==> flow/design.v <==
module delay_unit #(parameter DATA_WIDTH=32 )
(
input clk,
input reset,
input  [DATA_WIDTH-1:0] in_data,
output reg  [DATA_WIDTH-1:0] out_data
);
always @ (posedge clk, negedge reset )begin
  if(!reset) begin
    out_data<='b0;
  end
  else begin
    out_data<= in_data;
  end
end
endmodule
module Multiplier #(
    parameter DATA_WIDTH = 16
) (
    input wire signed [DATA_WIDTH-1:0] in1, in2,
    output wire signed [2*DATA_WIDTH-1:0] out
);
  assign out = in1*in2;
endmodule
module Complex_MUX2x1 #(
    parameter DATA_WIDTH = 18
) (
    input       wire                          sel,
    input       wire      [DATA_WIDTH-1:0]    in0_r, in0_i,
    input       wire      [DATA_WIDTH-1:0]    in1_r, in1_i,
    output      wire      [DATA_WIDTH-1:0]    out_r, out_i
);
assign out_r = sel?in1_r:in0_r;
assign out_i = sel?in1_i:in0_i;
endmodule
module Butterfly #(
    parameter   DATA_WIDTH = 18
) (
    input   wire                                          en,  
    input   wire    signed        [DATA_WIDTH-1:0]        in1_r, in1_i,
    input   wire    signed        [DATA_WIDTH-1:0]        in2_r, in2_i,
    output  wire    signed        [DATA_WIDTH-1:0]        sum_out_r, sum_out_i,
    output  wire    signed        [DATA_WIDTH-1:0]        diff_out_r, diff_out_i
);
    assign sum_out_r = en? in1_r + in2_r:'b0;
    assign sum_out_i = en? in1_i + in2_i:'b0;
    assign diff_out_r = en? in1_r - in2_r:'b0;
    assign diff_out_i = en? in1_i - in2_i:'b0;
endmodule
module Memory_Shifter 
#(parameter MEMORY_DEPTH=8 ,DATA_WIDTH=16)
 (input    [DATA_WIDTH-1:0]    data_in_r, data_in_i,
 input      clk,
 input      rst,
 output   [DATA_WIDTH-1:0] data_out_r, data_out_i
);
    genvar i ;
wire [DATA_WIDTH-1:0] out_data_r [0:MEMORY_DEPTH-1];
wire [DATA_WIDTH-1:0] out_data_i [0:MEMORY_DEPTH-1];
    generate 
        for(i=0;i<(MEMORY_DEPTH);i=i+1)begin :for_loop
            if(i==0) begin
               delay_unit #(.DATA_WIDTH(DATA_WIDTH)) u0_r   (.clk(clk),.reset(rst), .in_data(data_in_r), .out_data(out_data_r[i]) );
               delay_unit #(.DATA_WIDTH(DATA_WIDTH)) u0_i   (.clk(clk),.reset(rst), .in_data(data_in_i), .out_data(out_data_i[i]) );
            end
            else  begin
                delay_unit #(.DATA_WIDTH(DATA_WIDTH)) u1_r  (.clk(clk),.reset(rst), .in_data(out_data_r[i-1]), .out_data(out_data_r[i]) );
                delay_unit #(.DATA_WIDTH(DATA_WIDTH)) u1_i  (.clk(clk),.reset(rst), .in_data(out_data_i[i-1]), .out_data(out_data_i[i]) );
            end
        end
    endgenerate
    assign data_out_r = out_data_r[MEMORY_DEPTH-1];
    assign data_out_i = out_data_i[MEMORY_DEPTH-1];
endmodule
module MUX1_Control_unit #(parameter   NFFT = 64, STAGE_NO = 1 )
 (
    input   wire    clk, rst,
    input   wire    start_conv,
    output  reg     sel1   
);                
localparam  IDLE    = 0,
            INACTIVE = 1,
            ACTIVE = 2;
reg [$clog2(NFFT)-STAGE_NO:0] counter, counter_seq;      
reg [STAGE_NO:0]  end_control_counter;                   
reg [STAGE_NO:0]  end_control_counter_seq; 
reg end_control;                                         
reg [1:0] current_state, next_state;                    
always@(posedge clk or negedge rst) begin
    if(!rst) begin
        current_state <= 'b0;
        counter_seq <= 'b0;
        end_control_counter_seq <='b0;
    end
    else begin
        current_state <= next_state;
        counter_seq <= counter;
        end_control_counter_seq <= end_control_counter;
    end
end
always @(*) begin
    sel1         = 1'b0;
    end_control = 1'b1;
    counter     = 'b0;
    end_control_counter = 'b0;
    next_state  = IDLE;
    case (current_state)
        IDLE: begin
            sel1         = 1'b0;
            end_control = 1'b1;
            counter     = 'b0;
            end_control_counter = 'b0;
            if(start_conv) begin
                next_state = INACTIVE;
                end_control_counter = end_control_counter_seq + 1'b1;
                counter     = 'b0;
            end
            else begin
                next_state = IDLE;
                end_control_counter = end_control_counter_seq;
            end
        end
        INACTIVE: begin
            sel1         = 1'b0;
            end_control = 1'b0;
            if(counter_seq == 2**($clog2(NFFT)-STAGE_NO)-1) begin
                if(end_control_counter_seq == 2**(STAGE_NO-1)+1) begin
                    next_state = IDLE;
                    counter = 'b0;
                    end_control_counter = 'b0;
                end
                else begin
                    next_state  = ACTIVE;
                    sel1         = 1'b1;
                    counter = 'b0;
                    end_control_counter = end_control_counter_seq;
                end
            end
            else begin
                counter     = counter_seq + 1'b1;
                next_state  = INACTIVE;
                end_control_counter = end_control_counter_seq;
            end
        end
        ACTIVE: begin
            sel1         = 1'b1;
            end_control = 1'b0;
            if(counter_seq == 2**($clog2(NFFT)-STAGE_NO)-1) begin
                counter = 'b0;
                next_state = INACTIVE;
                sel1         = 1'b0;
                end_control_counter = end_control_counter_seq + 1'b1;
            end
            else begin
                counter     = counter_seq + 1'b1;
                next_state = ACTIVE;
                end_control_counter = end_control_counter_seq;
            end
        end
        default: begin
            sel1         = 1'b0;
            end_control = 1'b1;
            counter     = 'b0;
            end_control_counter = 'b0;
            next_state  = IDLE;
        end
    endcase
end
endmodule
module Address_gen_1st_fft #( parameter   STAGE_NO = 1,NFFT = 64 )
(
    input       wire                        clk, rst,
    input       wire                        Twiddle_active,
    output      reg [5:0]      Twiddle_address  
);
localparam  IDLE = 0,
            ADDRESS_GEN = 1;
reg [5:0] counter, counter_seq;
reg                  current_state, next_state;
always @(posedge clk or negedge rst) begin
    if(!rst) begin
        counter_seq <= 'b0;
        current_state <= IDLE;
    end
    else begin
        counter_seq <= counter;
        current_state <= next_state;
    end
end
always @(*) begin
       next_state = IDLE;
       Twiddle_address = 'b0;
       counter = 'b0;
       case (current_state)
           IDLE:begin
                Twiddle_address = 'b0;
                counter = 'b0;
                    if(Twiddle_active == 1'b1) begin
                        next_state = ADDRESS_GEN;
                    end
                    else begin
                        next_state = IDLE;
                    end
                end
           ADDRESS_GEN:begin
                    counter = counter_seq + 1'b1;
		            Twiddle_address=counter_seq[4]*counter_seq[5];  
                    if(counter_seq == NFFT-1)begin  
                    next_state = IDLE;
                    end
                    else begin
                    next_state = ADDRESS_GEN;
                    end
                        end
        endcase
end
endmodule
module Address_gen_2nd_fft #( parameter   STAGE_NO = 2,NFFT = 64 )
(
    input       wire                        clk, rst,
    input       wire                        Twiddle_active,
    output      reg  [5:0]     Twiddle_address  
);
localparam  IDLE = 0,
            ADDRESS_GEN = 1;
reg [5:0] counter, counter_seq     ;
reg                  current_state, next_state;
always @(posedge clk or negedge rst) begin
    if(!rst) begin
        counter_seq <= 'b0;
        current_state <= IDLE;
    end
    else begin
        counter_seq <= counter;
        current_state <= next_state;
    end
end
always @(*) begin
       next_state = IDLE;
       Twiddle_address = 'b0;
       counter = 'b0;
       case (current_state)
          IDLE:begin
                   Twiddle_address = 'b0;
                    counter = 'b0;
                    if(Twiddle_active == 1'b1) begin
                        next_state = ADDRESS_GEN;
                    end
                    else begin
                        next_state = IDLE;
                    end
                end
            ADDRESS_GEN:begin
                counter = counter_seq + 1'b1;
        		       Twiddle_address=counter_seq[3]*{counter_seq[4],counter_seq[5]};  
                        if(counter_seq == NFFT-1)begin  
                            next_state = IDLE;
                            end
                        else begin
                            next_state = ADDRESS_GEN;
                            end
                        end
        endcase
end
endmodule
module Address_gen_3rd_fft #( parameter  STAGE_NO = 3, NFFT = 64 )
(
    input       wire                        clk, rst,
    input       wire                        Twiddle_active,
    output      reg  [5:0]     Twiddle_address  
);
localparam  IDLE = 0,
            ADDRESS_GEN = 1;
reg [5:0] counter, counter_seq     ;
reg                    current_state, next_state;
always @(posedge clk or negedge rst) begin
    if(!rst) begin
        counter_seq <= 'b0;
        current_state <= IDLE;
    end
    else begin
        counter_seq <= counter;
        current_state <= next_state;
    end
end
always @(*) begin
    next_state = IDLE;
    Twiddle_address = 'b0;
    counter = 'b0;
    case (current_state)
        IDLE:begin
            Twiddle_address = 'b0;
            counter = 'b0;
            if(Twiddle_active == 1'b1) begin
                next_state = ADDRESS_GEN;
            end
            else begin
                next_state = IDLE;
            end
        end
        ADDRESS_GEN: begin
            counter = counter_seq + 1'b1;
            Twiddle_address = counter_seq;
            if(counter_seq == NFFT-1)begin  
                next_state = IDLE;
                end
            else begin
                next_state = ADDRESS_GEN;
                end
            end
    endcase
end
endmodule
module Address_gen_4th_fft #(parameter   STAGE_NO = 4, NFFT = 64 )
(
    input       wire                        clk, rst,
    input       wire                        Twiddle_active,
    output      reg  [5:0]     Twiddle_address   
);
localparam  IDLE = 0,
            ADDRESS_GEN = 1;
reg [5:0] counter, counter_seq     ;
reg                    current_state, next_state;
always @(posedge clk or negedge rst) begin
    if(!rst) begin
        counter_seq <= 'b0;
        current_state <= IDLE;
    end
    else begin
        counter_seq <= counter;
        current_state <= next_state;
    end
end
always @(*) begin
       next_state = IDLE;
       Twiddle_address = 'b0;
       counter = 'b0;
       case (current_state)
         IDLE:begin
            Twiddle_address = 'b0;
            counter = 'b0;
            if(Twiddle_active == 1'b1) begin
                next_state = ADDRESS_GEN;
            end
            else begin
                next_state = IDLE;
            end
        end
         ADDRESS_GEN:begin
                counter = counter_seq + 1'b1;
                Twiddle_address=counter_seq[1]*counter_seq[2];  
                if(counter_seq == NFFT-1)begin  
                    next_state = IDLE;
                    end
                else  begin
                      next_state = ADDRESS_GEN;
                      end
                    end
       endcase
end
endmodule
module Address_gen_5th_fft #(parameter   STAGE_NO = 5, NFFT = 64 )
(
    input       wire                        clk, rst,
    input       wire                        Twiddle_active,
    output      reg  [5:0]                  Twiddle_address
);
localparam  IDLE = 0,
            ADDRESS_GEN = 1;
reg [5:0] counter, counter_seq     ;
reg                    current_state, next_state;
always @(posedge clk or negedge rst) begin
    if(!rst) begin
        counter_seq <= 'b0;
        current_state <= IDLE;
    end
    else begin
        counter_seq <= counter;
        current_state <= next_state;
    end
end
always @(*) begin
       next_state = IDLE;
       Twiddle_address = 'b0;
       counter = 'b0;
       case (current_state)
            IDLE:begin
                Twiddle_address = 'b0;
                counter = 'b0;
                if(Twiddle_active == 1'b1) begin
                    next_state = ADDRESS_GEN;
                end
                else begin
                    next_state = IDLE;
                     end
                end
            ADDRESS_GEN: begin
                counter = counter_seq + 1'b1;
                Twiddle_address=counter_seq[0]*{counter_seq[1],counter_seq[2]};  
                if(counter_seq == NFFT-1)  
                    next_state = IDLE;
                else
                    next_state = ADDRESS_GEN;
            end
    endcase
end
endmodule
module Trivial_multiplier_fft #(
    parameter INTEGER_SIZE = 6,
              FRACT_SIZE = 12
) (
    input   wire            [5:0]                            address,
    input   wire                                             clk, rst,
    input   wire    signed  [INTEGER_SIZE+FRACT_SIZE-1:0]    in1_r,in1_i,
    output  wire    signed  [INTEGER_SIZE+FRACT_SIZE-1:0]    out_r,out_i
);
localparam DATA_WIDTH = INTEGER_SIZE+FRACT_SIZE ;
wire signed [DATA_WIDTH-1:0] res_r, res_i;
assign res_r = (address[0]) ?  in1_i : in1_r;
assign res_i = (address[0]) ? -in1_r : in1_i;
delay_unit #(.DATA_WIDTH(DATA_WIDTH)) D_r (.clk(clk), .reset(rst), .in_data(res_r), .out_data(out_r));
delay_unit #(.DATA_WIDTH(DATA_WIDTH)) D_i (.clk(clk), .reset(rst), .in_data(res_i), .out_data(out_i));
endmodule
module Constant_Multiplier_fft #(
    parameter INTEGER_SIZE = 6,
                FRACT_SIZE = 12,
                NFFT=64
) (
    input   wire            [5:0]               address,
    input   wire                                             clk, rst,
    input   wire    signed  [INTEGER_SIZE+FRACT_SIZE-1:0]    in1_r,in1_i,
    output  wire    signed  [INTEGER_SIZE+FRACT_SIZE-1:0]    out_r,out_i
);
localparam DATA_WIDTH = INTEGER_SIZE+FRACT_SIZE ;
reg signed  [INTEGER_SIZE+FRACT_SIZE-1:0]    in2_r,in2_i;
wire signed [2*DATA_WIDTH-1:0]               prod1, prod2, prod3, prod4;
wire signed [2*DATA_WIDTH-1:0]               prod1_seq, prod2_seq, prod3_seq, prod4_seq;
always @(*) begin
	case (address) 
	'd0 : begin
	in2_r= 'b000010000000000000; 
	in2_i= 'b000000000000000000;
	end
	'd1 : begin
	in2_r= 'b000001011010100000;
	in2_i= 'b111110100101100000;
	end
	'd2 : begin
	in2_r= 'b000000000000000000;
	in2_i= 'b111110000000000000;
	end
	'd3 : begin
	in2_r= 'b111110100101100000;
	in2_i= 'b111110100101100000;
	end
	default:begin
	in2_r='b0;
	in2_i='b0;
	end
	endcase
end
wire signed [DATA_WIDTH-1:0]   temp1, temp2,temp3,temp4;
assign temp1=prod1_seq>>FRACT_SIZE;
assign temp2=prod2_seq>>FRACT_SIZE;
assign temp3=prod3_seq>>FRACT_SIZE;
assign temp4=prod4_seq>>FRACT_SIZE;
assign out_r = (temp1 - temp2);
assign out_i = (temp3 + temp4);
Multiplier #(.DATA_WIDTH(DATA_WIDTH)) M0 (.in1(in1_r), .in2(in2_r), .out(prod1));
Multiplier #(.DATA_WIDTH(DATA_WIDTH)) M1 (.in1(in1_i), .in2(in2_i), .out(prod2));
Multiplier #(.DATA_WIDTH(DATA_WIDTH)) M2 (.in1(in1_r), .in2(in2_i), .out(prod3));
Multiplier #(.DATA_WIDTH(DATA_WIDTH)) M3 (.in1(in2_r), .in2(in1_i), .out(prod4));
delay_unit #(.DATA_WIDTH(2*DATA_WIDTH)) D1 (.clk(clk), .reset(rst), .in_data(prod1), .out_data(prod1_seq));
delay_unit #(.DATA_WIDTH(2*DATA_WIDTH)) D2 (.clk(clk), .reset(rst), .in_data(prod2), .out_data(prod2_seq));
delay_unit #(.DATA_WIDTH(2*DATA_WIDTH)) D3 (.clk(clk), .reset(rst), .in_data(prod3), .out_data(prod3_seq));
delay_unit #(.DATA_WIDTH(2*DATA_WIDTH)) D4 (.clk(clk), .reset(rst), .in_data(prod4), .out_data(prod4_seq));
endmodule
module Complex_Multiplier_fft #(
    parameter INTEGER_SIZE = 8,
                FRACT_SIZE = 8
) (
    input   wire                                             clk, rst,
    input   wire    signed  [INTEGER_SIZE+FRACT_SIZE-1:0]    in1_r,in1_i,
    input   wire    signed  [INTEGER_SIZE+FRACT_SIZE-1:0]    in2_r,in2_i,
    output  wire    signed  [INTEGER_SIZE+FRACT_SIZE-1:0]    out_r,out_i
);
localparam DATA_WIDTH = INTEGER_SIZE+FRACT_SIZE ;
wire signed [2*DATA_WIDTH-1:0] prod1, prod2, prod3, prod4;
wire signed [2*DATA_WIDTH-1:0] prod1_seq, prod2_seq, prod3_seq, prod4_seq;
wire signed [DATA_WIDTH-1:0]   temp1, temp2,temp3,temp4;
assign temp1=prod1_seq>>FRACT_SIZE;
assign temp2=prod2_seq>>FRACT_SIZE;
assign temp3=prod3_seq>>FRACT_SIZE;
assign temp4=prod4_seq>>FRACT_SIZE;
assign out_r = (temp1 - temp2);
assign out_i = (temp3 + temp4);
Multiplier #(.DATA_WIDTH(DATA_WIDTH)) M0 (.in1(in1_r), .in2(in2_r), .out(prod1));
Multiplier #(.DATA_WIDTH(DATA_WIDTH)) M1 (.in1(in1_i), .in2(in2_i), .out(prod2));
Multiplier #(.DATA_WIDTH(DATA_WIDTH)) M2 (.in1(in1_r), .in2(in2_i), .out(prod3));
Multiplier #(.DATA_WIDTH(DATA_WIDTH)) M3 (.in1(in2_r), .in2(in1_i), .out(prod4));
delay_unit #(.DATA_WIDTH(2*DATA_WIDTH)) D1 (.clk(clk), .reset(rst), .in_data(prod1), .out_data(prod1_seq));
delay_unit #(.DATA_WIDTH(2*DATA_WIDTH)) D2 (.clk(clk), .reset(rst), .in_data(prod2), .out_data(prod2_seq));
delay_unit #(.DATA_WIDTH(2*DATA_WIDTH)) D3 (.clk(clk), .reset(rst), .in_data(prod3), .out_data(prod3_seq));
delay_unit #(.DATA_WIDTH(2*DATA_WIDTH)) D4 (.clk(clk), .reset(rst), .in_data(prod4), .out_data(prod4_seq));
endmodule
module Twiddle_Factor_fft_3rd_stage #(
    parameter NFFT = 64,
              DATA_WIDTH = 18
) (
    input   wire            [5:0]               address,
    output  reg     signed  [DATA_WIDTH-1:0]    data_real, data_imag
);
always @(*) begin
    case (address)
    6'd0: begin data_real = 18'sd8192; data_imag = 18'sd0; end  
    6'd1: begin data_real = 18'sd8192; data_imag = 18'sd0; end  
    6'd2: begin data_real = 18'sd8192; data_imag = 18'sd0; end  
    6'd3: begin data_real = 18'sd8192; data_imag = 18'sd0; end  
    6'd4: begin data_real = 18'sd8192; data_imag = 18'sd0; end  
    6'd5: begin data_real = 18'sd8192; data_imag = 18'sd0; end  
    6'd6: begin data_real = 18'sd8192; data_imag = 18'sd0; end  
    6'd7: begin data_real = 18'sd8192; data_imag = 18'sd0; end  
    6'd8: begin data_real = 18'sd8192; data_imag = 18'sd0; end  
    6'd9: begin data_real = 18'sd7568; data_imag = -18'sd3135; end  
    6'd10: begin data_real = 18'sd5793; data_imag = -18'sd5793; end  
    6'd11: begin data_real = 18'sd3135; data_imag = -18'sd7568; end  
    6'd12: begin data_real = 18'sd0; data_imag = -18'sd8192; end  
    6'd13: begin data_real = -18'sd3135; data_imag = -18'sd7568; end  
    6'd14: begin data_real = -18'sd5793; data_imag = -18'sd5793; end  
    6'd15: begin data_real = -18'sd7568; data_imag = -18'sd3135; end  
    6'd16: begin data_real = 18'sd8192; data_imag = 18'sd0; end  
    6'd17: begin data_real = 18'sd8035; data_imag = -18'sd1598; end  
    6'd18: begin data_real = 18'sd7568; data_imag = -18'sd3135; end  
    6'd19: begin data_real = 18'sd6811; data_imag = -18'sd4551; end  
    6'd20: begin data_real = 18'sd5793; data_imag = -18'sd5793; end  
    6'd21: begin data_real = 18'sd4551; data_imag = -18'sd6811; end  
    6'd22: begin data_real = 18'sd3135; data_imag = -18'sd7568; end  
    6'd23: begin data_real = 18'sd1598; data_imag = -18'sd8035; end  
    6'd24: begin data_real = 18'sd8192; data_imag = 18'sd0; end  
    6'd25: begin data_real = 18'sd6811; data_imag = -18'sd4551; end  
    6'd26: begin data_real = 18'sd3135; data_imag = -18'sd7568; end  
    6'd27: begin data_real = -18'sd1598; data_imag = -18'sd8035; end  
    6'd28: begin data_real = -18'sd5793; data_imag = -18'sd5793; end  
    6'd29: begin data_real = -18'sd8035; data_imag = -18'sd1598; end  
    6'd30: begin data_real = -18'sd7568; data_imag = 18'sd3135; end  
    6'd31: begin data_real = -18'sd4551; data_imag = 18'sd6811; end  
    6'd32: begin data_real = 18'sd8192; data_imag = 18'sd0; end  
    6'd33: begin data_real = 18'sd8153; data_imag = -18'sd803; end  
    6'd34: begin data_real = 18'sd8035; data_imag = -18'sd1598; end  
    6'd35: begin data_real = 18'sd7839; data_imag = -18'sd2378; end  
    6'd36: begin data_real = 18'sd7568; data_imag = -18'sd3135; end  
    6'd37: begin data_real = 18'sd7225; data_imag = -18'sd3862; end  
    6'd38: begin data_real = 18'sd6811; data_imag = -18'sd4551; end  
    6'd39: begin data_real = 18'sd6333; data_imag = -18'sd5197; end  
    6'd40: begin data_real = 18'sd8192; data_imag = 18'sd0; end  
    6'd41: begin data_real = 18'sd7225; data_imag = -18'sd3862; end  
    6'd42: begin data_real = 18'sd4551; data_imag = -18'sd6811; end  
    6'd43: begin data_real = 18'sd803; data_imag = -18'sd8153; end  
    6'd44: begin data_real = -18'sd3135; data_imag = -18'sd7568; end  
    6'd45: begin data_real = -18'sd6333; data_imag = -18'sd5197; end  
    6'd46: begin data_real = -18'sd8035; data_imag = -18'sd1598; end  
    6'd47: begin data_real = -18'sd7839; data_imag = 18'sd2378; end  
    6'd48: begin data_real = 18'sd8192; data_imag = 18'sd0; end  
    6'd49: begin data_real = 18'sd7839; data_imag = -18'sd2378; end  
    6'd50: begin data_real = 18'sd6811; data_imag = -18'sd4551; end  
    6'd51: begin data_real = 18'sd5197; data_imag = -18'sd6333; end  
    6'd52: begin data_real = 18'sd3135; data_imag = -18'sd7568; end  
    6'd53: begin data_real = 18'sd803; data_imag = -18'sd8153; end  
    6'd54: begin data_real = -18'sd1598; data_imag = -18'sd8035; end  
    6'd55: begin data_real = -18'sd3862; data_imag = -18'sd7225; end  
    6'd56: begin data_real = 18'sd8192; data_imag = 18'sd0; end  
    6'd57: begin data_real = 18'sd6333; data_imag = -18'sd5197; end  
    6'd58: begin data_real = 18'sd1598; data_imag = -18'sd8035; end  
    6'd59: begin data_real = -18'sd3862; data_imag = -18'sd7225; end  
    6'd60: begin data_real = -18'sd7568; data_imag = -18'sd3135; end  
    6'd61: begin data_real = -18'sd7839; data_imag = 18'sd2378; end  
    6'd62: begin data_real = -18'sd4551; data_imag = 18'sd6811; end  
    6'd63: begin data_real = 18'sd803; data_imag = 18'sd8153; end  
    default: begin data_real = 'b0; data_imag = 'b0; end
    endcase
end
endmodule
module FFT_1st_stage #(
    parameter   INTEGER_SIZE = 6,
                FRACT_SIZE = 12,
                STAGE_NO = 1,
                NFFT = 64
) (
    input       wire                                             clk, rst,
    input       wire                                             start_conv,
    input       wire    signed  [INTEGER_SIZE+FRACT_SIZE-1:0]    serial_in_r, serial_in_i,
    output      wire    signed  [INTEGER_SIZE+FRACT_SIZE-1:0]    serial_out_r, serial_out_i
);
localparam DATA_WIDTH = INTEGER_SIZE+FRACT_SIZE ;
wire signed [DATA_WIDTH-1:0]        BUF_in_r, BUF_in_i;      
wire signed [DATA_WIDTH-1:0]        BUF_out_r, BUF_out_i;    
wire signed [DATA_WIDTH-1:0]        BFLY_out1_r, BFLY_out1_i;    
wire signed [DATA_WIDTH-1:0]        BFLY_out2_r, BFLY_out2_i;    
wire signed [DATA_WIDTH-1:0]        MUL_r_buf_in, MUL_r_buf_out;
wire signed [DATA_WIDTH-1:0]        MUL_i_buf_in, MUL_i_buf_out;
wire signed [DATA_WIDTH-1:0]        TF_r_buf_out, TF_i_buf_out;
wire signed [DATA_WIDTH-1:0]        MUX2_in0_r, MUX2_in0_i;
wire signed [DATA_WIDTH-1:0]        MUX2_in1_r, MUX2_in1_i;
wire                                sel1, sel2                 ;
wire        [5:0]      Twiddle_address;
Complex_MUX2x1 #(.DATA_WIDTH(DATA_WIDTH)) MUX1 (
    .sel(sel1),
    .in0_r(serial_in_r), 
    .in0_i(serial_in_i),
    .in1_r(BFLY_out2_r),
    .in1_i(BFLY_out2_i),
    .out_r(BUF_in_r),
    .out_i(BUF_in_i)
    );
Memory_Shifter #(   .DATA_WIDTH(DATA_WIDTH), 
                    .MEMORY_DEPTH(2**($clog2(NFFT)-STAGE_NO))) MS1 (  
    .clk(clk),
    .rst(rst),
    .data_in_r(BUF_in_r),
    .data_in_i(BUF_in_i),
    .data_out_r(BUF_out_r),
    .data_out_i(BUF_out_i)
);
Butterfly #(.DATA_WIDTH(DATA_WIDTH)) BF1 (
    .en(sel1),
    .in1_r(BUF_out_r),
    .in1_i(BUF_out_i),
    .in2_r(serial_in_r),
    .in2_i(serial_in_i),
    .sum_out_r(BFLY_out1_r),
    .sum_out_i(BFLY_out1_i),
    .diff_out_r(BFLY_out2_r),
    .diff_out_i(BFLY_out2_i)
);
delay_unit #(.DATA_WIDTH(1)) DU_SEL1_MUX2 (
    .clk(clk),
    .reset(rst),
    .in_data(sel1),
    .out_data(sel2)
);
Complex_MUX2x1 #(.DATA_WIDTH(DATA_WIDTH)) MUX2 (
    .sel(sel2),
    .in0_r(MUX2_in0_r),
    .in0_i(MUX2_in0_i),
    .in1_r(MUX2_in1_r),
    .in1_i(MUX2_in1_i),
    .out_r(MUL_r_buf_in),
    .out_i(MUL_i_buf_in)
);
delay_unit #(.DATA_WIDTH(DATA_WIDTH)) DU_MUX2_MUL_r (
    .clk(clk),
    .reset(rst),
    .in_data(MUL_r_buf_in),
    .out_data(MUL_r_buf_out)
);
delay_unit #(.DATA_WIDTH(DATA_WIDTH)) DU_MUX2_MUL_i (
    .clk(clk),
    .reset(rst),
    .in_data(MUL_i_buf_in),
    .out_data(MUL_i_buf_out)
);
MUX1_Control_unit #(.NFFT(NFFT), .STAGE_NO(STAGE_NO)) CU1 (
    .clk(clk),
    .rst(rst),
    .start_conv(start_conv),
    .sel1(sel1)
);
Address_gen_1st_fft #(.STAGE_NO(STAGE_NO), .NFFT(NFFT)) CU4 (
    .clk(clk),
    .rst(rst),
    .Twiddle_active(sel2),
    .Twiddle_address(Twiddle_address)
);
Trivial_multiplier_fft #(.INTEGER_SIZE(INTEGER_SIZE), .FRACT_SIZE(FRACT_SIZE)) MUL1 (
    .clk(clk),
    .rst(rst),
    .address(Twiddle_address),
    .in1_r(MUL_r_buf_out),
    .in1_i(MUL_i_buf_out),
    .out_r(serial_out_r),
    .out_i(serial_out_i)
);
delay_unit #(.DATA_WIDTH(DATA_WIDTH)) DU1_MS_r (
    .clk(clk),
    .reset(rst),
    .in_data(BUF_out_r),
    .out_data(MUX2_in0_r)
);
delay_unit #(.DATA_WIDTH(DATA_WIDTH)) DU1_MS_i (
    .clk(clk),
    .reset(rst),
    .in_data(BUF_out_i),
    .out_data(MUX2_in0_i)
);
delay_unit #(.DATA_WIDTH(DATA_WIDTH)) DU1_BF_r (
    .clk(clk),
    .reset(rst),
    .in_data(BFLY_out1_r),
    .out_data(MUX2_in1_r)
);
delay_unit #(.DATA_WIDTH(DATA_WIDTH)) DU1_BF_i (
    .clk(clk),
    .reset(rst),
    .in_data(BFLY_out1_i),
    .out_data(MUX2_in1_i)
);
endmodule
module FFT_2nd_stage #(
    parameter   INTEGER_SIZE = 6,
                FRACT_SIZE = 12,
                STAGE_NO = 1,
                NFFT = 64
) (
    input       wire                                             clk, rst,
    input       wire                                             start_conv,
    input       wire    signed  [INTEGER_SIZE+FRACT_SIZE-1:0]    serial_in_r, serial_in_i,
    output      wire    signed  [INTEGER_SIZE+FRACT_SIZE-1:0]    serial_out_r, serial_out_i
);
localparam DATA_WIDTH = INTEGER_SIZE+FRACT_SIZE ;
wire signed [DATA_WIDTH-1:0]        BUF_in_r, BUF_in_i;      
wire signed [DATA_WIDTH-1:0]        BUF_out_r, BUF_out_i;    
wire signed [DATA_WIDTH-1:0]        BFLY_out1_r, BFLY_out1_i;    
wire signed [DATA_WIDTH-1:0]        BFLY_out2_r, BFLY_out2_i;    
wire signed [DATA_WIDTH-1:0]        MUL_r_buf_in, MUL_r_buf_out;
wire signed [DATA_WIDTH-1:0]        MUL_i_buf_in, MUL_i_buf_out;
wire signed [DATA_WIDTH-1:0]        TF_r_buf_out, TF_i_buf_out;
wire signed [DATA_WIDTH-1:0]        MUX2_in0_r, MUX2_in0_i;
wire signed [DATA_WIDTH-1:0]        MUX2_in1_r, MUX2_in1_i;
wire                                sel1, sel2  ;
wire        [5:0]      Twiddle_address;
Complex_MUX2x1 #(.DATA_WIDTH(DATA_WIDTH)) MUX1 (
    .sel(sel1),
    .in0_r(serial_in_r), 
    .in0_i(serial_in_i),
    .in1_r(BFLY_out2_r),
    .in1_i(BFLY_out2_i),
    .out_r(BUF_in_r),
    .out_i(BUF_in_i)
    );
Memory_Shifter #(   .DATA_WIDTH(DATA_WIDTH), 
                    .MEMORY_DEPTH(2**($clog2(NFFT)-STAGE_NO))) MS1 (  
    .clk(clk),
    .rst(rst),
    .data_in_r(BUF_in_r),
    .data_in_i(BUF_in_i),
    .data_out_r(BUF_out_r),
    .data_out_i(BUF_out_i)
);
Butterfly #(.DATA_WIDTH(DATA_WIDTH)) BF1 (
    .en(sel1),
    .in1_r(BUF_out_r),
    .in1_i(BUF_out_i),
    .in2_r(serial_in_r),
    .in2_i(serial_in_i),
    .sum_out_r(BFLY_out1_r),
    .sum_out_i(BFLY_out1_i),
    .diff_out_r(BFLY_out2_r),
    .diff_out_i(BFLY_out2_i)
);
delay_unit #(.DATA_WIDTH(1)) DU_SEL1_MUX2 (
    .clk(clk),
    .reset(rst),
    .in_data(sel1),
    .out_data(sel2)
);
Complex_MUX2x1 #(.DATA_WIDTH(DATA_WIDTH)) MUX2 (
    .sel(sel2),
    .in0_r(MUX2_in0_r),
    .in0_i(MUX2_in0_i),
    .in1_r(MUX2_in1_r),
    .in1_i(MUX2_in1_i),
    .out_r(MUL_r_buf_in),
    .out_i(MUL_i_buf_in)
);
delay_unit #(.DATA_WIDTH(DATA_WIDTH)) DU_MUX2_MUL_r (
    .clk(clk),
    .reset(rst),
    .in_data(MUL_r_buf_in),
    .out_data(MUL_r_buf_out)
);
delay_unit #(.DATA_WIDTH(DATA_WIDTH)) DU_MUX2_MUL_i (
    .clk(clk),
    .reset(rst),
    .in_data(MUL_i_buf_in),
    .out_data(MUL_i_buf_out)
);
MUX1_Control_unit #(.NFFT(NFFT), .STAGE_NO(STAGE_NO)) CU1 (
    .clk(clk),
    .rst(rst),
    .start_conv(start_conv),
    .sel1(sel1)
);
Address_gen_2nd_fft #(.STAGE_NO(STAGE_NO), .NFFT(NFFT)) CU4 (
    .clk(clk),
    .rst(rst),
    .Twiddle_active(sel2),
    .Twiddle_address(Twiddle_address)
);
Constant_Multiplier_fft #(.INTEGER_SIZE(INTEGER_SIZE), .FRACT_SIZE(FRACT_SIZE)) MUL1 (
    .clk(clk),
    .rst(rst),
    .address(Twiddle_address),
    .in1_r(MUL_r_buf_out),
    .in1_i(MUL_i_buf_out),
    .out_r(serial_out_r),
    .out_i(serial_out_i)
);
delay_unit #(.DATA_WIDTH(DATA_WIDTH)) DU1_MS_r (
    .clk(clk),
    .reset(rst),
    .in_data(BUF_out_r),
    .out_data(MUX2_in0_r)
);
delay_unit #(.DATA_WIDTH(DATA_WIDTH)) DU1_MS_i (
    .clk(clk),
    .reset(rst),
    .in_data(BUF_out_i),
    .out_data(MUX2_in0_i)
);
delay_unit #(.DATA_WIDTH(DATA_WIDTH)) DU1_BF_r (
    .clk(clk),
    .reset(rst),
    .in_data(BFLY_out1_r),
    .out_data(MUX2_in1_r)
);
delay_unit #(.DATA_WIDTH(DATA_WIDTH)) DU1_BF_i (
    .clk(clk),
    .reset(rst),
    .in_data(BFLY_out1_i),
    .out_data(MUX2_in1_i)
);
endmodule
module FFT_3rd_stage #(
    parameter   INTEGER_SIZE = 6,
                FRACT_SIZE = 12,
                STAGE_NO = 1,
                NFFT = 64
) (
    input       wire                                             clk, rst,
    input       wire                                             start_conv,
    input       wire    signed  [INTEGER_SIZE+FRACT_SIZE-1:0]    serial_in_r, serial_in_i,
    output      wire    signed  [INTEGER_SIZE+FRACT_SIZE-1:0]    serial_out_r, serial_out_i
);
localparam DATA_WIDTH = INTEGER_SIZE+FRACT_SIZE ;
wire signed [DATA_WIDTH-1:0]        BUF_in_r, BUF_in_i;      
wire signed [DATA_WIDTH-1:0]        BUF_out_r, BUF_out_i;    
wire signed [DATA_WIDTH-1:0]        BFLY_out1_r, BFLY_out1_i;    
wire signed [DATA_WIDTH-1:0]        BFLY_out2_r, BFLY_out2_i;    
wire signed [DATA_WIDTH-1:0]        MUL_r_buf_in, MUL_r_buf_out;
wire signed [DATA_WIDTH-1:0]        MUL_i_buf_in, MUL_i_buf_out;
wire signed [DATA_WIDTH-1:0]        TF_r_buf_out, TF_i_buf_out;
wire signed [DATA_WIDTH-1:0]        MUX2_in0_r, MUX2_in0_i;
wire signed [DATA_WIDTH-1:0]        MUX2_in1_r, MUX2_in1_i;
wire                                sel1, sel2                  ;
wire        [5:0]      Twiddle_address;
Complex_MUX2x1 #(.DATA_WIDTH(DATA_WIDTH)) MUX1 (
    .sel(sel1),
    .in0_r(serial_in_r), 
    .in0_i(serial_in_i),
    .in1_r(BFLY_out2_r),
    .in1_i(BFLY_out2_i),
    .out_r(BUF_in_r),
    .out_i(BUF_in_i)
    );
Memory_Shifter #(   .DATA_WIDTH(DATA_WIDTH), 
                    .MEMORY_DEPTH(2**($clog2(NFFT)-STAGE_NO))) MS1 (  
    .clk(clk),
    .rst(rst),
    .data_in_r(BUF_in_r),
    .data_in_i(BUF_in_i),
    .data_out_r(BUF_out_r),
    .data_out_i(BUF_out_i)
);
Butterfly #(.DATA_WIDTH(DATA_WIDTH)) BF1 (
    .en(sel1),
    .in1_r(BUF_out_r),
    .in1_i(BUF_out_i),
    .in2_r(serial_in_r),
    .in2_i(serial_in_i),
    .sum_out_r(BFLY_out1_r),
    .sum_out_i(BFLY_out1_i),
    .diff_out_r(BFLY_out2_r),
    .diff_out_i(BFLY_out2_i)
);
delay_unit #(.DATA_WIDTH(1)) DU_SEL1_MUX2 (
    .clk(clk),
    .reset(rst),
    .in_data(sel1),
    .out_data(sel2)
);
Complex_MUX2x1 #(.DATA_WIDTH(DATA_WIDTH)) MUX2 (
    .sel(sel2),
    .in0_r(MUX2_in0_r),
    .in0_i(MUX2_in0_i),
    .in1_r(MUX2_in1_r),
    .in1_i(MUX2_in1_i),
    .out_r(MUL_r_buf_in),
    .out_i(MUL_i_buf_in)
);
delay_unit #(.DATA_WIDTH(DATA_WIDTH)) DU_MUX2_MUL_r (
    .clk(clk),
    .reset(rst),
    .in_data(MUL_r_buf_in),
    .out_data(MUL_r_buf_out)
);
delay_unit #(.DATA_WIDTH(DATA_WIDTH)) DU_MUX2_MUL_i (
    .clk(clk),
    .reset(rst),
    .in_data(MUL_i_buf_in),
    .out_data(MUL_i_buf_out)
);
MUX1_Control_unit #(.NFFT(NFFT), .STAGE_NO(STAGE_NO)) CU1 (
    .clk(clk),
    .rst(rst),
    .start_conv(start_conv),
    .sel1(sel1)
);
Address_gen_3rd_fft #(.STAGE_NO(STAGE_NO), .NFFT(NFFT)) CU4 (
    .clk(clk),
    .rst(rst),
    .Twiddle_active(sel2),
    .Twiddle_address(Twiddle_address)
);
Twiddle_Factor_fft_3rd_stage #(.NFFT(NFFT), .DATA_WIDTH(DATA_WIDTH)) TF1 (
    .address(Twiddle_address),
    .data_real(TF_r_buf_out),
    .data_imag(TF_i_buf_out)
);
Complex_Multiplier_fft #(.INTEGER_SIZE(INTEGER_SIZE), .FRACT_SIZE(FRACT_SIZE)) MUL1 (
    .clk(clk),
    .rst(rst),
    .in1_r(MUL_r_buf_out),
    .in1_i(MUL_i_buf_out),
    .in2_r(TF_r_buf_out),
    .in2_i(TF_i_buf_out),
    .out_r(serial_out_r),
    .out_i(serial_out_i)
);
delay_unit #(.DATA_WIDTH(DATA_WIDTH)) DU1_MS_r (
    .clk(clk),
    .reset(rst),
    .in_data(BUF_out_r),
    .out_data(MUX2_in0_r)
);
delay_unit #(.DATA_WIDTH(DATA_WIDTH)) DU1_MS_i (
    .clk(clk),
    .reset(rst),
    .in_data(BUF_out_i),
    .out_data(MUX2_in0_i)
);
delay_unit #(.DATA_WIDTH(DATA_WIDTH)) DU1_BF_r (
    .clk(clk),
    .reset(rst),
    .in_data(BFLY_out1_r),
    .out_data(MUX2_in1_r)
);
delay_unit #(.DATA_WIDTH(DATA_WIDTH)) DU1_BF_i (
    .clk(clk),
    .reset(rst),
    .in_data(BFLY_out1_i),
    .out_data(MUX2_in1_i)
);
endmodule
module FFT_4th_stage #(
    parameter   INTEGER_SIZE = 6,
                FRACT_SIZE = 12,
                STAGE_NO = 1,
                NFFT = 64
) (
    input       wire                                             clk, rst,
    input       wire                                             start_conv,
    input       wire    signed  [INTEGER_SIZE+FRACT_SIZE-1:0]    serial_in_r, serial_in_i,
    output      wire    signed  [INTEGER_SIZE+FRACT_SIZE-1:0]    serial_out_r, serial_out_i
);
localparam DATA_WIDTH = INTEGER_SIZE+FRACT_SIZE ;
wire signed [DATA_WIDTH-1:0]        BUF_in_r, BUF_in_i;      
wire signed [DATA_WIDTH-1:0]        BUF_out_r, BUF_out_i;    
wire signed [DATA_WIDTH-1:0]        BFLY_out1_r, BFLY_out1_i;    
wire signed [DATA_WIDTH-1:0]        BFLY_out2_r, BFLY_out2_i;    
wire signed [DATA_WIDTH-1:0]        MUL_r_buf_in, MUL_r_buf_out;
wire signed [DATA_WIDTH-1:0]        MUL_i_buf_in, MUL_i_buf_out;
wire signed [DATA_WIDTH-1:0]        TF_r_buf_out, TF_i_buf_out;
wire signed [DATA_WIDTH-1:0]        MUX2_in0_r, MUX2_in0_i;
wire signed [DATA_WIDTH-1:0]        MUX2_in1_r, MUX2_in1_i;
wire                                sel1, sel2  ;
wire        [5:0]      Twiddle_address;
Complex_MUX2x1 #(.DATA_WIDTH(DATA_WIDTH)) MUX1 (
    .sel(sel1),
    .in0_r(serial_in_r), 
    .in0_i(serial_in_i),
    .in1_r(BFLY_out2_r),
    .in1_i(BFLY_out2_i),
    .out_r(BUF_in_r),
    .out_i(BUF_in_i)
    );
Memory_Shifter #(   .DATA_WIDTH(DATA_WIDTH), 
                    .MEMORY_DEPTH(2**($clog2(NFFT)-STAGE_NO))) MS1 (  
    .clk(clk),
    .rst(rst),
    .data_in_r(BUF_in_r),
    .data_in_i(BUF_in_i),
    .data_out_r(BUF_out_r),
    .data_out_i(BUF_out_i)
);
Butterfly #(.DATA_WIDTH(DATA_WIDTH)) BF1 (
    .en(sel1),
    .in1_r(BUF_out_r),
    .in1_i(BUF_out_i),
    .in2_r(serial_in_r),
    .in2_i(serial_in_i),
    .sum_out_r(BFLY_out1_r),
    .sum_out_i(BFLY_out1_i),
    .diff_out_r(BFLY_out2_r),
    .diff_out_i(BFLY_out2_i)
);
delay_unit #(.DATA_WIDTH(1)) DU_SEL1_MUX2 (
    .clk(clk),
    .reset(rst),
    .in_data(sel1),
    .out_data(sel2)
);
Complex_MUX2x1 #(.DATA_WIDTH(DATA_WIDTH)) MUX2 (
    .sel(sel2),
    .in0_r(MUX2_in0_r),
    .in0_i(MUX2_in0_i),
    .in1_r(MUX2_in1_r),
    .in1_i(MUX2_in1_i),
    .out_r(MUL_r_buf_in),
    .out_i(MUL_i_buf_in)
);
delay_unit #(.DATA_WIDTH(DATA_WIDTH)) DU_MUX2_MUL_r (
    .clk(clk),
    .reset(rst),
    .in_data(MUL_r_buf_in),
    .out_data(MUL_r_buf_out)
);
delay_unit #(.DATA_WIDTH(DATA_WIDTH)) DU_MUX2_MUL_i (
    .clk(clk),
    .reset(rst),
    .in_data(MUL_i_buf_in),
    .out_data(MUL_i_buf_out)
);
MUX1_Control_unit #(.NFFT(NFFT), .STAGE_NO(STAGE_NO)) CU1 (
    .clk(clk),
    .rst(rst),
    .start_conv(start_conv),
    .sel1(sel1)
);
Address_gen_4th_fft #(.STAGE_NO(STAGE_NO), .NFFT(NFFT)) CU4 (
    .clk(clk),
    .rst(rst),
    .Twiddle_active(sel2),
    .Twiddle_address(Twiddle_address)
);
Trivial_multiplier_fft #(.INTEGER_SIZE(INTEGER_SIZE), .FRACT_SIZE(FRACT_SIZE)) MUL1 (
    .clk(clk),
    .rst(rst),
    .address(Twiddle_address),
    .in1_r(MUL_r_buf_out),
    .in1_i(MUL_i_buf_out),
    .out_r(serial_out_r),
    .out_i(serial_out_i)
);
delay_unit #(.DATA_WIDTH(DATA_WIDTH)) DU1_MS_r (
    .clk(clk),
    .reset(rst),
    .in_data(BUF_out_r),
    .out_data(MUX2_in0_r)
);
delay_unit #(.DATA_WIDTH(DATA_WIDTH)) DU1_MS_i (
    .clk(clk),
    .reset(rst),
    .in_data(BUF_out_i),
    .out_data(MUX2_in0_i)
);
delay_unit #(.DATA_WIDTH(DATA_WIDTH)) DU1_BF_r (
    .clk(clk),
    .reset(rst),
    .in_data(BFLY_out1_r),
    .out_data(MUX2_in1_r)
);
delay_unit #(.DATA_WIDTH(DATA_WIDTH)) DU1_BF_i (
    .clk(clk),
    .reset(rst),
    .in_data(BFLY_out1_i),
    .out_data(MUX2_in1_i)
);
endmodule
module FFT_5th_stage #(
    parameter   INTEGER_SIZE = 6,
                FRACT_SIZE = 12,
                STAGE_NO = 1,
                NFFT = 64
) (
    input       wire                                             clk, rst,
    input       wire                                             start_conv,
    input       wire    signed  [INTEGER_SIZE+FRACT_SIZE-1:0]    serial_in_r, serial_in_i,
    output      wire    signed  [INTEGER_SIZE+FRACT_SIZE-1:0]    serial_out_r, serial_out_i
);
localparam DATA_WIDTH = INTEGER_SIZE+FRACT_SIZE ;
wire signed [DATA_WIDTH-1:0]        BUF_in_r, BUF_in_i;      
wire signed [DATA_WIDTH-1:0]        BUF_out_r, BUF_out_i;    
wire signed [DATA_WIDTH-1:0]        BFLY_out1_r, BFLY_out1_i;    
wire signed [DATA_WIDTH-1:0]        BFLY_out2_r, BFLY_out2_i;    
wire signed [DATA_WIDTH-1:0]        MUL_r_buf_in, MUL_r_buf_out;
wire signed [DATA_WIDTH-1:0]        MUL_i_buf_in, MUL_i_buf_out;
wire signed [DATA_WIDTH-1:0]        TF_r_buf_out, TF_i_buf_out;
wire signed [DATA_WIDTH-1:0]        MUX2_in0_r, MUX2_in0_i;
wire signed [DATA_WIDTH-1:0]        MUX2_in1_r, MUX2_in1_i;
wire                                sel1, sel2  ;
wire        [5:0]      Twiddle_address;
Complex_MUX2x1 #(.DATA_WIDTH(DATA_WIDTH)) MUX1 (
    .sel(sel1),
    .in0_r(serial_in_r), 
    .in0_i(serial_in_i),
    .in1_r(BFLY_out2_r),
    .in1_i(BFLY_out2_i),
    .out_r(BUF_in_r),
    .out_i(BUF_in_i)
    );
Memory_Shifter #(   .DATA_WIDTH(DATA_WIDTH), 
                    .MEMORY_DEPTH(2**($clog2(NFFT)-STAGE_NO))) MS1 (  
    .clk(clk),
    .rst(rst),
    .data_in_r(BUF_in_r),
    .data_in_i(BUF_in_i),
    .data_out_r(BUF_out_r),
    .data_out_i(BUF_out_i)
);
Butterfly #(.DATA_WIDTH(DATA_WIDTH)) BF1 (
    .en(sel1),
    .in1_r(BUF_out_r),
    .in1_i(BUF_out_i),
    .in2_r(serial_in_r),
    .in2_i(serial_in_i),
    .sum_out_r(BFLY_out1_r),
    .sum_out_i(BFLY_out1_i),
    .diff_out_r(BFLY_out2_r),
    .diff_out_i(BFLY_out2_i)
);
delay_unit #(.DATA_WIDTH(1)) DU_SEL1_MUX2 (
    .clk(clk),
    .reset(rst),
    .in_data(sel1),
    .out_data(sel2)
);
Complex_MUX2x1 #(.DATA_WIDTH(DATA_WIDTH)) MUX2 (
    .sel(sel2),
    .in0_r(MUX2_in0_r),
    .in0_i(MUX2_in0_i),
    .in1_r(MUX2_in1_r),
    .in1_i(MUX2_in1_i),
    .out_r(MUL_r_buf_in),
    .out_i(MUL_i_buf_in)
);
delay_unit #(.DATA_WIDTH(DATA_WIDTH)) DU_MUX2_MUL_r (
    .clk(clk),
    .reset(rst),
    .in_data(MUL_r_buf_in),
    .out_data(MUL_r_buf_out)
);
delay_unit #(.DATA_WIDTH(DATA_WIDTH)) DU_MUX2_MUL_i (
    .clk(clk),
    .reset(rst),
    .in_data(MUL_i_buf_in),
    .out_data(MUL_i_buf_out)
);
MUX1_Control_unit #(.NFFT(NFFT), .STAGE_NO(STAGE_NO)) CU1 (
    .clk(clk),
    .rst(rst),
    .start_conv(start_conv),
    .sel1(sel1)
);
Address_gen_5th_fft #(.STAGE_NO(STAGE_NO), .NFFT(NFFT)) CU4 (
    .clk(clk),
    .rst(rst),
    .Twiddle_active(sel2),
    .Twiddle_address(Twiddle_address)
);
Constant_Multiplier_fft #(.INTEGER_SIZE(INTEGER_SIZE), .FRACT_SIZE(FRACT_SIZE)) MUL1 (
    .clk(clk),
    .rst(rst),
    .address(Twiddle_address),
    .in1_r(MUL_r_buf_out),
    .in1_i(MUL_i_buf_out),
    .out_r(serial_out_r),
    .out_i(serial_out_i)
);
delay_unit #(.DATA_WIDTH(DATA_WIDTH)) DU1_MS_r (
    .clk(clk),
    .reset(rst),
    .in_data(BUF_out_r),
    .out_data(MUX2_in0_r)
);
delay_unit #(.DATA_WIDTH(DATA_WIDTH)) DU1_MS_i (
    .clk(clk),
    .reset(rst),
    .in_data(BUF_out_i),
    .out_data(MUX2_in0_i)
);
delay_unit #(.DATA_WIDTH(DATA_WIDTH)) DU1_BF_r (
    .clk(clk),
    .reset(rst),
    .in_data(BFLY_out1_r),
    .out_data(MUX2_in1_r)
);
delay_unit #(.DATA_WIDTH(DATA_WIDTH)) DU1_BF_i (
    .clk(clk),
    .reset(rst),
    .in_data(BFLY_out1_i),
    .out_data(MUX2_in1_i)
);
endmodule
module FFT_6th_stage #(
    parameter   INTEGER_SIZE = 6,
                FRACT_SIZE = 12,
                STAGE_NO = 1,
                NFFT = 64
) (
    input       wire                                             clk, rst,
    input       wire                                             start_conv,
    input       wire    signed  [INTEGER_SIZE+FRACT_SIZE-1:0]    serial_in_r, serial_in_i,
    output      wire    signed  [INTEGER_SIZE+FRACT_SIZE-1:0]    serial_out_r, serial_out_i
);
localparam DATA_WIDTH = INTEGER_SIZE+FRACT_SIZE ;
wire signed [DATA_WIDTH-1:0]        BUF_in_r, BUF_in_i;      
wire signed [DATA_WIDTH-1:0]        BUF_out_r, BUF_out_i;    
wire signed [DATA_WIDTH-1:0]        BFLY_out1_r, BFLY_out1_i;    
wire signed [DATA_WIDTH-1:0]        BFLY_out2_r, BFLY_out2_i;    
wire signed [DATA_WIDTH-1:0]        MUL_r_buf_in, MUL_r_buf_out;
wire signed [DATA_WIDTH-1:0]        MUL_i_buf_in, MUL_i_buf_out;
wire signed [DATA_WIDTH-1:0]        TF_r_buf_out, TF_i_buf_out;
wire signed [DATA_WIDTH-1:0]        MUX2_in0_r, MUX2_in0_i;
wire signed [DATA_WIDTH-1:0]        MUX2_in1_r, MUX2_in1_i;
wire                                sel1, sel2               ;
Complex_MUX2x1 #(.DATA_WIDTH(DATA_WIDTH)) MUX1 (
    .sel(sel1),
    .in0_r(serial_in_r), 
    .in0_i(serial_in_i),
    .in1_r(BFLY_out2_r),
    .in1_i(BFLY_out2_i),
    .out_r(BUF_in_r),
    .out_i(BUF_in_i)
    );
Memory_Shifter #(   .DATA_WIDTH(DATA_WIDTH), 
                    .MEMORY_DEPTH(2**($clog2(NFFT)-STAGE_NO))) MS1 ( 
    .clk(clk),
    .rst(rst),
    .data_in_r(BUF_in_r),
    .data_in_i(BUF_in_i),
    .data_out_r(BUF_out_r),
    .data_out_i(BUF_out_i)
);
Butterfly #(.DATA_WIDTH(DATA_WIDTH)) BF1 (
    .en(sel1),
    .in1_r(BUF_out_r),
    .in1_i(BUF_out_i),
    .in2_r(serial_in_r), 
    .in2_i(serial_in_i), 
    .sum_out_r(BFLY_out1_r),
    .sum_out_i(BFLY_out1_i),
    .diff_out_r(BFLY_out2_r),
    .diff_out_i(BFLY_out2_i)
);
delay_unit #(.DATA_WIDTH(1)) DU_SEL1_MUX2 (
    .clk(clk),
    .reset(rst),
    .in_data(sel1),
    .out_data(sel2)
);
Complex_MUX2x1 #(.DATA_WIDTH(DATA_WIDTH)) MUX2 (
    .sel(sel2),
    .in0_r(MUX2_in0_r),
    .in0_i(MUX2_in0_i),
    .in1_r(MUX2_in1_r),
    .in1_i(MUX2_in1_i),
    .out_r(MUL_r_buf_in),
    .out_i(MUL_i_buf_in)
);
delay_unit #(.DATA_WIDTH(DATA_WIDTH)) DU_MUX2_MUL_r (
    .clk(clk),
    .reset(rst),
    .in_data(MUL_r_buf_in),
    .out_data(MUL_r_buf_out)  
);
delay_unit #(.DATA_WIDTH(DATA_WIDTH)) DU_MUX2_MUL_i (
    .clk(clk),
    .reset(rst),
    .in_data(MUL_i_buf_in),
    .out_data(MUL_i_buf_out)  
);
delay_unit #(.DATA_WIDTH(DATA_WIDTH)) last_delay_r (
    .clk(clk),
    .reset(rst),
    .in_data(MUL_r_buf_out),
    .out_data(serial_out_r)  
);
delay_unit #(.DATA_WIDTH(DATA_WIDTH)) last_delay_i (
    .clk(clk),
    .reset(rst),
    .in_data(MUL_i_buf_out),
    .out_data(serial_out_i)  
);
MUX1_Control_unit #(.NFFT(NFFT), .STAGE_NO(STAGE_NO)) CU1 (
    .clk(clk),
    .rst(rst),
    .start_conv(start_conv),
    .sel1(sel1)
);
delay_unit #(.DATA_WIDTH(DATA_WIDTH)) DU1_MS_r (
    .clk(clk),
    .reset(rst),
    .in_data(BUF_out_r),
    .out_data(MUX2_in0_r)
);
delay_unit #(.DATA_WIDTH(DATA_WIDTH)) DU1_MS_i (
    .clk(clk),
    .reset(rst),
    .in_data(BUF_out_i),
    .out_data(MUX2_in0_i)
);
delay_unit #(.DATA_WIDTH(DATA_WIDTH)) DU1_BF_r (
    .clk(clk),
    .reset(rst),
    .in_data(BFLY_out1_r),
    .out_data(MUX2_in1_r)
);
delay_unit #(.DATA_WIDTH(DATA_WIDTH)) DU1_BF_i (
    .clk(clk),
    .reset(rst),
    .in_data(BFLY_out1_i),
    .out_data(MUX2_in1_i)
);
endmodule
module Top_controller_fft #( parameter   NFFT = 64 )
(
    input   wire                    clk, rst,
    input   wire                    start_FFT,
    output  reg  [$clog2(NFFT)-1:0] start_stage,
    output  reg                     end_FFT, data_valid
);
    localparam  IDLE = 0,
                STAGE_OPERATION = 1,
                DATA_VALID = 3;
reg [$clog2(NFFT)-1:0] counter1, counter1_seq;   
reg [$clog2(NFFT)-1:0] counter_limit, counter_limit_seq;  
reg [$clog2(NFFT)-1:0] start_stage_seq;
reg [1:0]              current_state, next_state;
always @(posedge clk or negedge rst) begin
    if(!rst) begin
        counter1_seq <= 'b0;
        counter_limit_seq <= 'b0;
        current_state <= 2'b0;
        start_stage_seq <= 'b0;
    end
    else begin
        counter1_seq <= counter1;
        counter_limit_seq <= counter_limit;
        current_state <= next_state;
        start_stage_seq <= start_stage;
    end
end
always @(*) begin
    counter1 = 'b0;
    counter_limit = 'b0;
    next_state = IDLE;
    start_stage = 'b0;
    end_FFT = 1'b0;
    data_valid = 1'b0;
    case (current_state)
        IDLE: begin
            if(start_FFT) begin
                next_state = STAGE_OPERATION;
                start_stage = 'b1;
                counter1 = 'b0;
                counter_limit = NFFT>>1;
            end
            else begin
                next_state = IDLE;
                start_stage = 'b0;
                counter1 = 'b0;
                counter_limit = 'b0;
            end
        end 
        STAGE_OPERATION: begin
            counter_limit = counter_limit_seq;
            start_stage = start_stage_seq;
            if(counter1_seq == counter_limit_seq+2) begin
                if(start_stage[$clog2(NFFT)-1] == 1) begin  
                    next_state = DATA_VALID;
                    start_stage = 'b0;
                    counter1 = 'b0;
                    counter_limit = NFFT-1;
                    end_FFT = 1'b1;
                    data_valid = 1'b1;
                end
                else begin  
                    next_state = STAGE_OPERATION;
                    start_stage = start_stage_seq<<1;
                    counter1 = 'b0;
                    counter_limit = counter_limit_seq>>1;
                    end_FFT = 1'b0;
                end
            end
            else begin
                next_state = STAGE_OPERATION;
                counter1 = counter1_seq + 1'b1;
            end
        end
        DATA_VALID: begin
            counter_limit = counter_limit_seq;
            data_valid = 1'b1;
            if(counter1_seq == counter_limit_seq) begin  
                next_state = IDLE;
                counter1 = 'b0;
                data_valid = 1'b0;
            end
            else begin  
                next_state = DATA_VALID;
                counter1 = counter1_seq +1'b1;
            end
        end
    endcase
end
endmodule
module Top_FFT #(
    parameter   INTEGER_SIZE = 4,
                FRACT_SIZE = 14,
                NFFT = 64
) (
    input       wire                                             clk, rst,
    input       wire                                             start_FFT,
    input       wire    signed  [INTEGER_SIZE+FRACT_SIZE-1:0]    serial_in_r, serial_in_i,
    output      wire    signed  [INTEGER_SIZE+FRACT_SIZE-1:0]    serial_out_r, serial_out_i,
    output      wire                                             end_FFT, data_valid_FFT
);
localparam DATA_WIDTH = INTEGER_SIZE+FRACT_SIZE ;
wire    [$clog2(NFFT)-1:0]        start_stages;
wire    [DATA_WIDTH-1:0]        stage2_in_r, stage2_in_i;
wire    [DATA_WIDTH-1:0]        stage3_in_r, stage3_in_i;
wire    [DATA_WIDTH-1:0]        stage4_in_r, stage4_in_i;
wire    [DATA_WIDTH-1:0]        stage5_in_r, stage5_in_i;
wire    [DATA_WIDTH-1:0]        stage6_in_r, stage6_in_i;
wire    [DATA_WIDTH-1:0]        stage7_in_r, stage7_in_i;
FFT_1st_stage #(.INTEGER_SIZE(INTEGER_SIZE), .FRACT_SIZE(FRACT_SIZE), .STAGE_NO(1), .NFFT(NFFT)) ST1 (
    .clk(clk),
    .rst(rst),
    .start_conv(start_stages[0]),
    .serial_in_r(serial_in_r),
    .serial_in_i(serial_in_i),
    .serial_out_r(stage2_in_r),
    .serial_out_i(stage2_in_i)
);
FFT_2nd_stage #(.INTEGER_SIZE(INTEGER_SIZE), .FRACT_SIZE(FRACT_SIZE), .STAGE_NO(2), .NFFT(NFFT)) ST2 (
    .clk(clk),
    .rst(rst),
    .start_conv(start_stages[1]),
    .serial_in_r(stage2_in_r),
    .serial_in_i(stage2_in_i),
    .serial_out_r(stage3_in_r),
    .serial_out_i(stage3_in_i)
);
FFT_3rd_stage #(.INTEGER_SIZE(INTEGER_SIZE), .FRACT_SIZE(FRACT_SIZE), .STAGE_NO(3), .NFFT(NFFT)) ST3 (
    .clk(clk),
    .rst(rst),
    .start_conv(start_stages[2]),
    .serial_in_r(stage3_in_r),
    .serial_in_i(stage3_in_i),
    .serial_out_r(stage4_in_r),
    .serial_out_i(stage4_in_i)
);
FFT_4th_stage #(.INTEGER_SIZE(INTEGER_SIZE), .FRACT_SIZE(FRACT_SIZE), .STAGE_NO(4), .NFFT(NFFT)) ST4 (
    .clk(clk),
    .rst(rst),
    .start_conv(start_stages[3]),
    .serial_in_r(stage4_in_r),
    .serial_in_i(stage4_in_i),
    .serial_out_r(stage5_in_r),
    .serial_out_i(stage5_in_i)
);
FFT_5th_stage #(.INTEGER_SIZE(INTEGER_SIZE), .FRACT_SIZE(FRACT_SIZE), .STAGE_NO(5), .NFFT(NFFT)) ST5 (
    .clk(clk),
    .rst(rst),
    .start_conv(start_stages[4]),
    .serial_in_r(stage5_in_r),
    .serial_in_i(stage5_in_i),
    .serial_out_r(stage6_in_r),
    .serial_out_i(stage6_in_i)
);
FFT_6th_stage #(.INTEGER_SIZE(INTEGER_SIZE), .FRACT_SIZE(FRACT_SIZE), .STAGE_NO(6), .NFFT(NFFT)) ST6 (
    .clk(clk),
    .rst(rst),
    .start_conv(start_stages[5]),
    .serial_in_r(stage6_in_r),
    .serial_in_i(stage6_in_i),
    .serial_out_r(serial_out_r),
    .serial_out_i(serial_out_i)
);
Top_controller_fft #(.NFFT(NFFT)) TOP_CONT1 (
    .clk(clk),
    .rst(rst),
    .start_FFT(start_FFT),
    .start_stage(start_stages),
    .end_FFT(end_FFT),
    .data_valid(data_valid_FFT)
);
endmodule
Tool chain data of Top_FFT
What the tools print for Top_FFT, step after step.
Lines are those of the file above, counted from 1.
{ "setup": {"design": "Top_FFT", "clock": "clk", "cell_library": "sky130hd", "corner": "tt_025C_1v80"} }

After elaboration
Source: Yosys, flattened and elaborated. Widths are those after wreduce. Registers that Yosys merges into a memory's read port (data or address) are not register bits. Print and check cells do not count.
Memory sizes are those after Yosys's memory passes, which may raise the word count (mostly to a power of two), join words into wider ones and drop unused or constant bits.
{ "op_classes": {"n_eq": 63, "n_logic": 6, "mul": 16, "muxes": 186, "n_reduce_logical": 24, "addsub": 51} }
{ "word_totals": {"rom_bits": 2304, "reg_bits": 3529, "out_inout_bits": 38, "memories": 1, "inputBits": 39, "elab_cells": 565} }
{ "memory_table": {"columns": ["memory", "size", "word_bits", "rd", "write_ports", "line", "source"], "rows": [
  ["(name not given)", 64, 36, 1, 0, 514, "case (address)"]
]} }

Longest topological paths
Yosys ltp: most cells in a row. Word level: on the elaborated netlist, between registers, memories and ports. Mapped: between sequential cells and ports; inverters and the memories' decode and read muxes count.
{ "logic_depth": {"word_depth": 6, "abc_area": 1, "ltp_mapped": 42, "mapped_depth_nobuf": 40} }

Synthesis result
Source: synth_stat.txt of the flow (Yosys; design flattened, memories mapped). It holds for the ABC_AREA given above (unset counts as 0); a run with the other value may have another netlist.
The area totals of this step are shown rounded.
{ "mapped": {"yosys_area_um2": 210000, "n_buf": 452, "ff_cells": 3367, "cells": 21170} }
{ "by_type": {"columns": ["cell_type", "count", "type_area_um2"], "rows": [
  ["sky130_fd_sc_hd__dfrtp_1", 3360, 8.41E+04],
  ["sky130_fd_sc_hd__fa_1", 2350, 4.7E+04],
  ["sky130_fd_sc_hd__ha_1", 1643, 2.06E+04],
  ["sky130_fd_sc_hd__inv_1", 4527, 1.7E+04],
  ["sky130_fd_sc_hd__nand2_1", 3091, 1.16E+04]
]} }
Other cell types: 65; their cells: 6199.

Timing after synthesis
Source: OpenSTA report_checks on the synthesized netlist (no wires, ideal clock, input and output delay 20% of the period each), path of least setup slack; recovery checks are left aside. Register names are those of the netlist, which keeps one name where synthesis merged equal registers.
{ "synth_path": {"path_type": "register to register", "start": "reg ST3.CU4.current_state", "end": "reg ST3.MUL1.D4.out_data[30]", "driving_pins": 35, "required_time_ps": 11877, "launch_ps": 0, "path_delay_ps": 7025, "path_buffers": 3, "arrival_ps": 6902, "setup_slack_ps": 4976, "tclk_ps": 12000, "period_less_setup_slack_ps": 7024} }
"path_delay_ps" = arrival - input delay + setup time.
"driving_pins" counts driving pins, that of a launching flip-flop among them; a cell with two outputs on the path counts twice.
"period_less_setup_slack_ps" is the clock period less the worst setup slack; recovery checks do not enter. This is arithmetic on one report: input and output delays are still those of the set period (20% each).
Between the ends stands the longest chain of elaborated cells between them, by number of cells; it is not shown to be the way that was timed. Of several equally long chains one is given.
A line is the first line of the expression or statement that the cell stems from. Yosys adds cells for indexed reads and writes and turns some case tables into memories.
The chain passes a memory read, where the word-level depth is cut; so it can be longer than that depth.
{ "synth_between": {"elab_chain_cells": 4, "cells_between": 4, "lines_between": 3, "cone_classes": "mul (1); mux (1); logic (1); memory (1)"} }
{ "synth_rtl": {"columns": ["element", "line", "source"], "rows": [
  ["start, declared", 275, "reg                    current_state, next_state;"],
  ["start, assigned", 279, "current_state <= IDLE;"],
  ["start, assigned", 283, "current_state <= next_state;"],
  ["1-bit inverter", 290, "case (current_state)"],
  ["6-bit parallel mux with 2-bit select", 290, null],
  ["memory 64 x 36 bit", 514, "case (address)"],
  ["18-bit by 18-bit multiplier with 32-bit output", 23, "assign out = in1*in2;"],
  ["end, assigned", 10, "out_data<='b0;"],
  ["end, assigned", 13, "out_data<= in_data;"],
  ["end, declared", 6, "output reg  [DATA_WIDTH-1:0] out_data"]
]} }

Worst path after layout
From the final timing report of flow run 1: the path of least setup slack in the routed layout; clock arrival at registers is part of the times.
The path's times are printed in steps of 10 ps; the period is the one set.
{ "layout_path": {"path_type": "register to register", "start": "reg ST3.CU4.current_state", "end": "reg ST3.MUL1.D2.out_data[30]", "driving_pins": 31, "launch_ps": 960, "path_buffers": 1, "arrival_ps": 9330, "tclk_ps": 8400, "setup_slack_ps": -110, "required_time_ps": 9220} }
Between the ends stands the longest chain of elaborated cells between them, by number of cells; it is not shown to be the way that was timed. Of several equally long chains one is given.
The chain passes a memory read, where the word-level depth is cut; so it can be longer than that depth.
{ "layout_between": {"elab_chain_cells": 4, "cells_between": 4, "lines_between": 3, "cone_classes": "mul (1); mux (1); logic (1); memory (1)"} }
{ "layout_rtl": {"columns": ["element", "line", "source"], "rows": [
  ["start, declared", 275, "reg                    current_state, next_state;"],
  ["start, assigned", 279, "current_state <= IDLE;"],
  ["start, assigned", 283, "current_state <= next_state;"],
  ["1-bit inverter", 290, "case (current_state)"],
  ["6-bit parallel mux with 2-bit select", 290, null],
  ["memory 64 x 36 bit", 514, "case (address)"],
  ["18-bit by 18-bit multiplier with 32-bit output", 23, "assign out = in1*in2;"],
  ["end, assigned", 10, "out_data<='b0;"],
  ["end, assigned", 13, "out_data<= in_data;"],
  ["end, declared", 6, "output reg  [DATA_WIDTH-1:0] out_data"]
]} }

Stored flow runs of Top_FFT (3 of them; Yosys, OpenROAD, sky130hd). They differ in their settings and are not a sequence. Constraints: input delay and output delay 20% of the set period each, output load 0.01 pF.
By "clock period achieved" is meant the clock period of the run minus its worst setup slack. This is arithmetic on one report: input and output delays are still those of the set period (20% each).
"allowed time less slack (worst setup path)" means the part of the period allowed to the worst setup path (the constraints hold back 20% at inputs and 20% at outputs) less its slack; where the path has registers, the arrival times of their clocks count too.
By "power" is meant OpenSTA's value without simulated activity: inputs other than the clock are taken to toggle once in ten clock periods, and the tool carries that through the logic.
"allowed time less slack (worst setup path)" is known to 10 ps.
Values from the reports are rounded here.

==> flow run 1: settings <==
{ "ABC_AREA": 1, "CAP_MARGIN": 15, "CELL_PAD_IN_SITES_DETAIL_PLACEMENT": 2, "CORE_UTILIZATION": 36, "CTS_CLUSTER_DIAMETER": 182, "CTS_CLUSTER_SIZE": 15, "GPL_ROUTABILITY_DRIVEN": 0, "GPL_TIMING_DRIVEN": 0, "PLACE_DENSITY_LB_ADDON": 0.08, "SETUP_SLACK_MARGIN": -0.31, "TNS_END_PERCENT": 70, "period_ns": 8.4, "CORE_MARGIN": 2, "SLEW_MARGIN": 20 }
==> flow run 1: results <==
cell area after synthesis: 210000 µm²
allowed time less slack (worst setup path): 8510 ps
kind of the worst setup path: register to register
utilization of the finished layout: 40 %
area inside the die boundary: 600000 µm²
clock period achieved: 8512 ps
worst slack on setup checks: -110 ps
power: 0.031 W
area of the standard cells in the finished layout: 230000 µm²

==> flow run 2: settings <==
{ "ABC_AREA": 1, "CAP_MARGIN": 30, "CELL_PAD_IN_SITES_DETAIL_PLACEMENT": 2, "CORE_ASPECT_RATIO": 0.75, "CORE_UTILIZATION": 17, "CTS_CLUSTER_DIAMETER": 322, "GPL_TIMING_DRIVEN": 1, "MAX_ROUTING_LAYER": "met4", "PLACE_DENSITY": 0.6, "period_ns": 17.1, "CORE_MARGIN": 2, "SLEW_MARGIN": 20 }
==> flow run 2: results <==
cell area after synthesis: 210000 µm²
allowed time less slack (worst setup path): 11380 ps
kind of the worst setup path: register to register
utilization of the finished layout: 20 %
area inside the die boundary: 1300000 µm²
clock period achieved: 11380 ps
worst slack on setup checks: 5700 ps
power: 0.017 W
area of the standard cells in the finished layout: 250000 µm²

==> flow run 3: settings <==
{ "CORE_UTILIZATION": 15, "PLACE_DENSITY": 0.6, "period_ns": 10.7, "CAP_MARGIN": 20, "CORE_MARGIN": 2, "SLEW_MARGIN": 20 }
==> flow run 3: results <==
cell area after synthesis: 210000 µm²
allowed time less slack (worst setup path): 9960 ps
kind of the worst setup path: register to register
utilization of the finished layout: 17 %
area inside the die boundary: 1400000 µm²
clock period achieved: 9957 ps
worst slack on setup checks: 740 ps
power: 0.025 W
area of the standard cells in the finished layout: 240000 µm²
